==> flow/design.v <==
module vDFFE(clk, load, in, out);
  parameter n=1;
  input clk, load;
  input [n-1:0] in;
  output [n-1:0] out;
  reg [n-1:0] out;
  reg [n-1:0] vDFF_in;
  always@(*)
    vDFF_in = (load) ? in : out;
  always @(posedge clk)
    out <= vDFF_in;
endmodule
module shifter(in, shift, sout);
	input [15:0] in;
	input [1:0] shift;
	output reg [15:0] sout;
	always@(*) begin
		case(shift)
			2'b00: sout = in;
			2'b01: sout = in << 1;
			2'b10: sout = in >> 1;
			2'b11: begin
				sout = in >> 1;
				sout[15] = in[15];
			end
			default: sout = in;
		endcase
	end
endmodule
module ALU(Ain, Bin, ALUop, out, Z);
	input [15:0] Ain, Bin;
	input [1:0] ALUop;
	output reg Z;
	output reg [15:0] out;
	always@(*) begin
		casex(ALUop)
			2'b00: out = Ain + Bin;
			2'b01: out = Ain - Bin;
			2'b10: out = Ain & Bin;
			2'b11: out = ~Bin;
			default: out = 16'bxxxxxxxxxxxxxxxx;
		endcase
		Z = (out == 16'b0) ? 1'b1 : 1'b0;
	end
endmodule
module regfile(data_in, writenum, write, readnum, clk, data_out);
	input [15:0] data_in;
	input [2:0] writenum, readnum;
	input write, clk;
	output reg [15:0] data_out;
	reg [7:0] writenum_out, readnum_out;
	reg [15:0] R0, R1, R2, R3, R4, R5, R6, R7;
	always@(*) begin
		writenum_out = 8'b0;
		case(writenum)
			3'b000: writenum_out[0] = 1'b1;
			3'b001: writenum_out[1] = 1'b1;
			3'b010: writenum_out[2] = 1'b1;
			3'b011: writenum_out[3] = 1'b1;
			3'b100: writenum_out[4] = 1'b1;
			3'b101: writenum_out[5] = 1'b1;
			3'b110: writenum_out[6] = 1'b1;
			3'b111: writenum_out[7] = 1'b1;
			default: writenum_out = 8'b0;
		endcase
	end
	always@(posedge clk) begin
		if(write) begin
			case(writenum_out)
				8'b00000001: R0 <= data_in;
				8'b00000010: R1 <= data_in;
				8'b00000100: R2 <= data_in;
				8'b00001000: R3 <= data_in;
				8'b00010000: R4 <= data_in;
				8'b00100000: R5 <= data_in;
				8'b01000000: R6 <= data_in;
				8'b10000000: R7 <= data_in;
				default: {R0, R1, R2, R3, R4, R5, R6, R7} <= {8'b0, 8'b0, 8'b0, 8'b0, 8'b0, 8'b0, 8'b0, 8'b0};
			endcase
		end
	end
	always@(*) begin
		readnum_out = 8'b0;
		case(readnum)
			3'b000: readnum_out[0] = 1'b1;
			3'b001: readnum_out[1] = 1'b1;
			3'b010: readnum_out[2] = 1'b1;
			3'b011: readnum_out[3] = 1'b1;
			3'b100: readnum_out[4] = 1'b1;
			3'b101: readnum_out[5] = 1'b1;
			3'b110: readnum_out[6] = 1'b1;
			3'b111: readnum_out[7] = 1'b1;
			default: readnum_out = 8'b0;
		endcase
	end
	always@(*) begin
		case(readnum_out)
			8'b00000001: data_out = R0;
			8'b00000010: data_out = R1;
			8'b00000100: data_out = R2;
			8'b00001000: data_out = R3;
			8'b00010000: data_out = R4;
			8'b00100000: data_out = R5;
			8'b01000000: data_out = R6;
			8'b10000000: data_out = R7;
			default: data_out = 16'b0;
		endcase
	end
endmodule
module datapath(clk,readnum,vsel,loada,loadb,shift,asel,bsel,ALUop,loadc,loads,writenum,write,mdata,PC,sximm5,sximm8,Z_out,datapath_out);
  input clk;
  input [2:0] readnum, writenum;
  input [1:0] ALUop, shift;
  input write, loada, loadb, asel, bsel, loadc, loads;
  input [1:0] vsel;
  input [15:0] sximm5, sximm8, mdata;
  input [7:0] PC;
  output [15:0] datapath_out;
  output [2:0] Z_out;
  wire [15:0] data_out;
  wire [15:0] out;
  wire [15:0] sout;
  wire Z;
  wire [15:0] in;
  wire [15:0] in_loadA;
  wire [15:0] datapath_out;
  wire [2:0] Z_out;
  reg [15:0] data_in;
  reg [15:0] Ain;
  reg [15:0] Bin;
  reg [2:0] status_in;
  regfile REGFILE(.data_in(data_in),.writenum(writenum),.write(write),.readnum(readnum),.clk(clk),.data_out(data_out));
  ALU U2(.Ain(Ain),.Bin(Bin),.ALUop(ALUop),.out(out),.Z(Z));
  shifter U1(.in(in),.shift(shift),.sout(sout));
  always@(*)begin   
    case(vsel)
      2'b00: data_in = datapath_out;
      2'b01: data_in = {8'b0, PC};
      2'b10: data_in = sximm8;
      2'b11: data_in = mdata;
      default: data_in = 16'b0;
    endcase
  end
  always@(*)begin
    if(asel == 1'b1)  
      Ain = 16'b0000000000000000;
    else
      Ain = in_loadA;
  end
  always@(*)begin
    if(bsel == 1'b1)  
      Bin = sximm5;
    else
      Bin = sout;
  end
  always@(*) begin
    status_in[2] = (Ain[15]^Bin[15]) ? 0 : (out[15]^Ain[15]);
    status_in[1] = out[15];
    status_in[0] = Z;
  end
  vDFFE #(16) A(clk, loada, data_out, in_loadA);
  vDFFE #(16) B(clk, loadb, data_out, in);
  vDFFE #(16) C(clk, loadc, out, datapath_out);
  vDFFE #(3) STATUS(clk, loads, status_in, Z_out);
endmodule
module cpu(clk, reset, s, load, in, out, N, V, Z, w);
    input clk, reset, s, load;
    input [15:0] in;
    output [15:0] out;
    output reg N, V, Z, w;
    parameter Swait = 4'b0000, Sdecode = 4'b0001, SgetA = 4'b0010, SgetB = 4'b0011, Swrite = 4'b0100, Srewrite = 4'b0101, Salu = 4'b0110, Sshift = 4'b0111, Sloadout = 4'b1000;
    wire [15:0] decoder_in;
    reg [1:0] op, shift;
    reg [15:0] sximm5, sximm8;
    reg [2:0] opcode, readnum, writenum;
    reg [3:0] state;
    reg [2:0] nsel;
    reg [1:0] vsel;
    reg loada, loadb, asel, bsel, loadc, loads, write;
    wire [2:0] Z_out;
    vDFFE #(16) Instruct_Reg(clk, load, in, decoder_in);
    always@(*) begin
        op = decoder_in[12:11];
        sximm5 = { {11{decoder_in[4]}}, decoder_in[4:0] };
        sximm8 = { {8{decoder_in[7]}}, decoder_in[7:0] };
        shift = decoder_in[4:3];
        opcode = decoder_in[15:13];
    end
    always@(*)begin
       case(nsel)
            3'b001: begin
                readnum = decoder_in[2:0];
                writenum = decoder_in[2:0];
            end  
            3'b010: begin
                readnum = decoder_in[7:5];
                writenum = decoder_in[7:5];
            end  
            3'b100: begin
                readnum = decoder_in[10:8];
                writenum = decoder_in[10:8];
            end  
            default: {readnum, writenum} = 3'b0;
        endcase 
    end
    reg [3:0] state_t;
    reg w_t;
    reg [2:0] nsel_t;
    reg [1:0] vsel_t;
    reg loada_t, loadb_t, asel_t, bsel_t, loadc_t, loads_t, write_t;
    always @(posedge clk) begin
        {state_t, w_t, nsel_t, vsel_t} = {state, w, nsel, vsel};
        {loada_t, loadb_t, asel_t, bsel_t, loadc_t, loads_t, write_t} = {loada, loadb, asel, bsel, loadc, loads, write};
        if(reset == 1'b1) {w_t, state_t} = {1'b1, Swait};
        else begin
            case(state_t)
                Sdecode: begin
                    if(opcode == 3'b110 && op == 2'b10) {w_t, state_t} = {1'b0, Swrite};
                    else {w_t, state_t} = {1'b0, SgetA};
                end
                Swrite: state_t = Swait;
                Swait: begin 
                    state_t = (s == 1'b1) ? Sdecode : Swait;
                    w_t = ~s;
                end
                SgetA: state_t = SgetB;
                SgetB: begin
                    if(opcode == 3'b110 && op == 2'b0) state_t = Sshift;
                    else if(opcode == 3'b101) state_t = Salu;
                end
                Salu: state_t = Sloadout;
                Sshift: state_t = Sloadout;
                Sloadout: state_t = Srewrite;
                Srewrite: state_t = Swait;
                default: {state_t, w_t} = {Swait, 1'b1};
            endcase
        end
        case(state_t)
            SgetA: {nsel_t, loada_t, loadb_t} = {3'b100, 1'b1, 1'b0};
            SgetB: {nsel_t, loadb_t, loada_t} = {3'b001, 1'b1, 1'b0};
            Salu: {asel_t, bsel_t} = {1'b0, 1'b0};
            Sshift: {asel_t, bsel_t} = {1'b1, 1'b0};
            Sloadout: {loadc_t, loads_t} = {1'b1, 1'b1};
            Srewrite: {vsel_t, nsel_t, write_t} = {2'b0, 3'b010, 1'b1};
            Swrite: {vsel_t, nsel_t, write_t} = {2'b10, 3'b100, 1'b1};
            default: begin 
                {nsel_t, vsel_t} = {3'b0, 2'b0};
                {loada_t, loadb_t, loadc_t, loads_t, asel_t, bsel_t, write_t} = 1'b0;
            end
        endcase
        {state, w, nsel, vsel} <= {state_t, w_t, nsel_t, vsel_t};
        {loada, loadb, asel, bsel, loadc, loads, write} <= {loada_t, loadb_t, asel_t, bsel_t, loadc_t, loads_t, write_t};
    end
    datapath DP(
        .clk(clk), 
        .readnum(readnum), 
        .vsel(vsel), 
        .loada(loada), 
        .loadb(loadb), 
        .shift(shift),
        .asel(asel),
        .bsel(bsel),
        .ALUop(op),
        .loadc(loadc),
        .loads(loads),
        .writenum(writenum),
        .write(write),
        .mdata(16'b0),
        .PC(8'b0),
        .sximm5(sximm5),
        .sximm8(sximm8),
        .Z_out(Z_out),
        .datapath_out(out)
    );
    always @(*) begin
        V = Z_out[2];
        N = Z_out[1];
        Z = Z_out[0];
    end
endmodule
### Tool chain data of cpu

The steps from the RTL of cpu to its reports follow in flow order.
Lines are those of the file above, counted from 1.
Cell names lack the library's common part.
Not given: n/a

* design top: cpu
* clock port: clk
* standard-cell library: sky130hd
* library corner: tt_025C_1v80

### Word-level counts

Source: Yosys, flattened and elaborated, memories not mapped. Widths are those after wreduce. Registers that Yosys merges into a memory's read port (data or address) are not register bits. Print and check cells do not count.
Memory sizes are those after Yosys's memory passes, which may raise the word count (mostly to a power of two), join words into wider ones and drop unused or constant bits.

* bits in registers: 210
* ROM bits: 128
* memory cells: 2

Memory list
* (name not given): words 8, bits a word 8, read ports 1, write ports 0, line 84 `case(readnum)`
* (name not given): words 8, bits a word 8, read ports 1, write ports 0, line 55 `case(writenum)`

* add/subtract/negate cells: 2
* eq/ne operators: 45
* mux-type cells: 30
* bitwise gates (word level): 13
* reductions and logical operators: 35

Operator list (count)
* case mux 16 bit (select 2 bit): 8
* case mux 16 bit (select 8 bit): 1
* case mux 16 bit (select 4 bit): 1
* OR reduction 7 bit: 9
* case mux 16 bit (select 3 bit): 1
* case mux 15 bit (select 3 bit): 1
* == test 4 x 3 -> 1 bit (second input constant): 8
* case mux 4 bit (select 6 bit): 1
* adder 16 bit: 1
* subtractor 16 bit: 1
* bitwise AND 16 bit: 1
* inverter 16 bit: 1
* logical NOT 16 bit: 1
* AND reduction 2 bit: 8
* == test 4 x 2 -> 1 bit (second input constant): 4
* == test 8 x 1 -> 1 bit (second input constant): 2
* == test 8 x 2 -> 1 bit (second input constant): 2
* == test 8 x 3 -> 1 bit (second input constant): 2
* == test 8 x 4 -> 1 bit (second input constant): 2
* == test 8 x 5 -> 1 bit (second input constant): 2
* == test 8 x 6 -> 1 bit (second input constant): 2
* == test 8 x 7 -> 1 bit (second input constant): 2
* == test 8 bit (second input constant): 2
* two-way mux 16 bit: 1
* OR reduction 5 bit: 3
* == test 2 bit (second input constant): 6
* OR reduction 2 bit: 6
* case mux 3 bit (select 4 bit): 1

Not listed: further kinds 20, cells in them 45.

### Longest topological paths

Longest topological path by Yosys (ltp), each cell counted once; first at word level (registers and memories cut), then after technology mapping (sequential cells cut; the memories' decode and read muxes count).

* word-level depth: 8
* ABC_AREA: 1
* depth in mapped cells: 29
* gate-level depth less buffers: 28

### After synthesis

Yosys stat after the flow's synthesis: flattened, memories mapped to cells. It holds for the ABC_AREA given above (unset counts as 0); a run with the other value may have another netlist.

Cells by type
* edfxtp_1: count 199, total area 5.98E+03 µm²
* nor2_1: count 201, total area 754.474 µm²
* nand2_1: count 172, total area 645.619 µm²
* ha_1: count 23, total area 287.776 µm²
* inv_1: count 76, total area 285.274 µm²
* dfxtp_1: count 14, total area 280.269 µm²
* a21oi_1: count 47, total area 235.226 µm²
* nand3_1: count 43, total area 215.206 µm²
* a221oi_1: count 17, total area 148.893 µm²
* o21ai_0: count 28, total area 140.134 µm²
* a22oi_1: count 18, total area 135.13 µm²
* xor2_1: count 14, total area 122.618 µm²
* nand4_1: count 17, total area 106.352 µm²
* a32o_1: count 10, total area 100.096 µm²
* or2_1: count 12, total area 75.072 µm²
* clkbuf_1: count 15, total area 56.304 µm²
* buf_2: count 10, total area 50.048 µm²
* mux2i_1: count 5, total area 50.048 µm²

Not listed: further types 28, cells in them 78.

* standard cells after synthesis: 999
* chip area (Yosys): 10194.8 µm²
* flip-flop cells: 213
* buffer cells: 28

### Path before layout

Path of least setup slack by OpenSTA after synthesis, without wires, with an ideal clock, recovery checks aside; 20% of the period is set as input and as output delay. Where synthesis merged equal registers, the netlist keeps one of their names.

* path kind: register to register
* start: register Instruct_Reg.out[3]
* end: register DP.STATUS.out[2]
* period: 8.0 ns
* arrival time: 3.248 ns
* data required time: 7.746 ns
* slack: 4.498 ns
* delay of the path: 3.502 ns
* driving pins on the path: 27
* synthesis period reached: 3.502 ns

"delay of the path" = arrival - input delay + setup time.
"driving pins on the path": output pins that drive a net of the path, with the launching flip-flop's if there is one; two outputs of one cell count as two.
"synthesis period reached" = period - worst setup slack (recovery checks aside). The figure is calculated, with input and output delays left at 20% of the set period.
The rows between start and end are the longest chain of elaborated cells between them; the timing report does not say that the signal goes this way. Where chains are equally long, one stands for them.
A line is the first line of the expression or statement that the cell stems from. Yosys adds cells for indexed reads and writes and turns some case tables into memories.

* path through: edfxtp_1 > inv_1 > ha_1 > buf_6 > buf_2 > a21oi_1 > a21oi_2 > inv_1 > ha_1 > inv_1 > nor3_2 > inv_1 > nor2_2 > nand3_1 > nand2_1 > o21ai_1 > xnor2_1 > inv_1 > ha_1 > nand2_1 > nor2_1 > a211oi_1 > nand2_1 > nand3_1 > nand3_2 > nand3_1 > a21oi_2
* length of the longest elaborated chain: 6

RTL lines, path post-synthesis
* start: declaration: line 5 `output [n-1:0] out;`
* start: assignment: line 11 `out <= vDFF_in;`
* == test 2 bit: line 18 `case(shift)`
* OR reduction 2 bit
* case mux 15 bit (select 3 bit): line 18
* subtractor 16 bit: line 38 `2'b01: out = Ain - Bin;`
* case mux 16 bit (select 4 bit): line 36 `casex(ALUop)`
* bitwise XOR 1 bit: line 157 `status_in[2] = (Ain[15]^Bin[15]) ? 0 : (out[15]^Ain[15]);`
* end: assignment: line 11
* end: declaration: line 5

### Timing after layout

From the final timing report of run 2: the path of least setup slack in the routed layout; clock arrival at registers is part of the times.

* path kind: register to register
* start: register Instruct_Reg.out[3]
* end: register DP.STATUS.out[0]
* period: 4.76 ns
* arrival time: 4.97 ns
* data required time: 5.08 ns
* slack: 0.12 ns
* driving pins on the path: 22

The rows between start and end are the longest chain of elaborated cells between them; the timing report does not say that the signal goes this way. Where chains are equally long, one stands for them.

* path through: edfxtp_1 > inv_1 > ha_1 > inv_1 > nand2_1 > clkbuf_4 > nand2_1 > a21oi_2 > inv_1 > ha_1 > o21ai_1 > fa_1 > nand3_1 > nand2_1 > nand3_1 > nand2_1 > or2_2 > nand3_1 > o311ai_0 > nor2_1 > nand3_1 > nor3_2
* length of the longest elaborated chain: 7

RTL lines, path post-layout
* start: declaration: line 5 `output [n-1:0] out;`
* start: assignment: line 11 `out <= vDFF_in;`
* == test 2 bit: line 18 `case(shift)`
* OR reduction 2 bit
* case mux 15 bit (select 3 bit): line 18
* subtractor 16 bit: line 38 `2'b01: out = Ain - Bin;`
* case mux 16 bit (select 4 bit): line 36 `casex(ALUop)`
* logical NOT 16 bit: line 43 `Z = (out == 16'b0) ? 1'b1 : 1'b0;`
* two-way mux 1 bit: line 43
* end: assignment: line 11
* end: declaration: line 5

Nets of the timed path that keep an RTL name, with a line that drives or declares them; the list need not be complete.

Nets with RTL names, path post-layout (line)
* DP.C.in[6]: 36

Memo
Re: implementation data of cpu

Stored flow runs of cpu (5 of them; Yosys, OpenROAD, sky130hd). They differ in their settings and are not a sequence. Constraints: input delay and output delay 20% of the set period each, output load 0.01 pF.
"achieved clock period" means the clock period less the worst setup slack. The figure is calculated, with input and output delays left at 20% of the set period.
"allowed time less slack (worst setup path)": the worst setup path's part of the clock period (all of it between registers, 20% less for each end at a port) less its slack. A launch clock that arrives late makes it longer, a capture clock that arrives late makes it shorter.
By "total power of the final layout" is meant OpenSTA's value without simulated activity: inputs other than the clock are taken to toggle once in ten clock periods, and the tool carries that through the logic.

### Run 1

Settings: `ABC_AREA=1`, `CAP_MARGIN=15`, `CELL_PAD_IN_SITES_GLOBAL_PLACEMENT=1`, `CORE_UTILIZATION=69`, `CTS_CLUSTER_SIZE=30`, `MAX_ROUTING_LAYER=met5`, `PLACE_DENSITY_LB_ADDON=0.16`, `SETUP_SLACK_MARGIN=1.56`, `TNS_END_PERCENT=20`, `period_ns=8.0`, `CORE_MARGIN=2`, `SLEW_MARGIN=20`

No results, placement failed with FLW-0024.

### Run 2

Settings: `ABC_AREA=1`, `CELL_PAD_IN_SITES_DETAIL_PLACEMENT=1`, `CORE_ASPECT_RATIO=1.15`, `CORE_MARGIN=2`, `CORE_UTILIZATION=35`, `CTS_CLUSTER_DIAMETER=386`, `CTS_CLUSTER_SIZE=21`, `GPL_ROUTABILITY_DRIVEN=1`, `GPL_TIMING_DRIVEN=0`, `MAX_ROUTING_LAYER=met4`, `MIN_ROUTING_LAYER=met2`, `PLACE_DENSITY=0.73`, `SETUP_SLACK_MARGIN=-0.19`, `TNS_END_PERCENT=25`, `period_ns=4.76`, `CAP_MARGIN=20`, `SLEW_MARGIN=20`

- Total power of the final layout: 4370 µW
- Post-route worst hold slack: 0.472 ns
- Achieved clock period: 4.643 ns
- Post-route utilization: 40.0%
- Standard-cell area of the final layout: 11578.6 µm²
- Allowed time less slack (worst setup path): 4.64 ns
- Worst setup path type: register to register
- Total negative slack on setup checks: 0.000 ns
- Worst setup slack after layout: 0.117 ns
- Die area: 30512.3 µm²
- Yosys chip area after synthesis: 10194.8 µm²

### Run 3

Settings: `ABC_AREA=1`, `CAP_MARGIN=15`, `CELL_PAD_IN_SITES_DETAIL_PLACEMENT=1`, `CORE_ASPECT_RATIO=1.07`, `CORE_MARGIN=4`, `CORE_UTILIZATION=35`, `CTS_CLUSTER_DIAMETER=66`, `CTS_CLUSTER_SIZE=21`, `GPL_ROUTABILITY_DRIVEN=1`, `GPL_TIMING_DRIVEN=0`, `MAX_ROUTING_LAYER=met4`, `MIN_ROUTING_LAYER=met2`, `PLACE_DENSITY=0.73`, `SETUP_SLACK_MARGIN=1.03`, `SLEW_MARGIN=40`, `TNS_END_PERCENT=90`, `period_ns=5.96`

- Post-route worst hold slack: 0.461 ns
- Achieved clock period: 4.577 ns
- Allowed time less slack (worst setup path): 4.58 ns
- Worst setup path type: register to register
- Post-route utilization: 40.4%
- Total negative slack on setup checks: 0.000 ns
- Die area: 31923.6 µm²
- Yosys chip area after synthesis: 10194.8 µm²
- Total power of the final layout: 3513 µW
- Worst setup slack after layout: 1.383 ns
- Standard-cell area of the final layout: 11586.1 µm²

### Run 4

Settings: `CAP_MARGIN=0`, `CELL_PAD_IN_SITES_GLOBAL_PLACEMENT=1`, `CORE_UTILIZATION=40`, `MAX_ROUTING_LAYER=met4`, `PLACE_DENSITY_LB_ADDON=0.16`, `SETUP_SLACK_MARGIN=1.56`, `TNS_END_PERCENT=20`, `period_ns=8.0`, `CORE_MARGIN=2`, `SLEW_MARGIN=20`

- Achieved clock period: 5.129 ns
- Post-route worst hold slack: 0.463 ns
- Standard-cell area of the final layout: 11926.4 µm²
- Post-route utilization: 46.2%
- Die area: 27370.4 µm²
- Total power of the final layout: 2962 µW
- Total negative slack on setup checks: 0.000 ns
- Yosys chip area after synthesis: 10425.0 µm²
- Allowed time less slack (worst setup path): 5.13 ns
- Worst setup path type: register to register
- Worst setup slack after layout: 2.871 ns

### Run 5

Settings: `ABC_AREA=1`, `CAP_MARGIN=25`, `CELL_PAD_IN_SITES_DETAIL_PLACEMENT=2`, `CELL_PAD_IN_SITES_GLOBAL_PLACEMENT=1`, `CORE_UTILIZATION=69`, `CTS_CLUSTER_SIZE=30`, `GPL_TIMING_DRIVEN=0`, `MAX_ROUTING_LAYER=met4`, `PLACE_DENSITY_LB_ADDON=0.16`, `SETUP_SLACK_MARGIN=1.56`, `TNS_END_PERCENT=40`, `period_ns=8.0`, `CORE_MARGIN=2`, `SLEW_MARGIN=20`

No results, placement failed with FLW-0024.
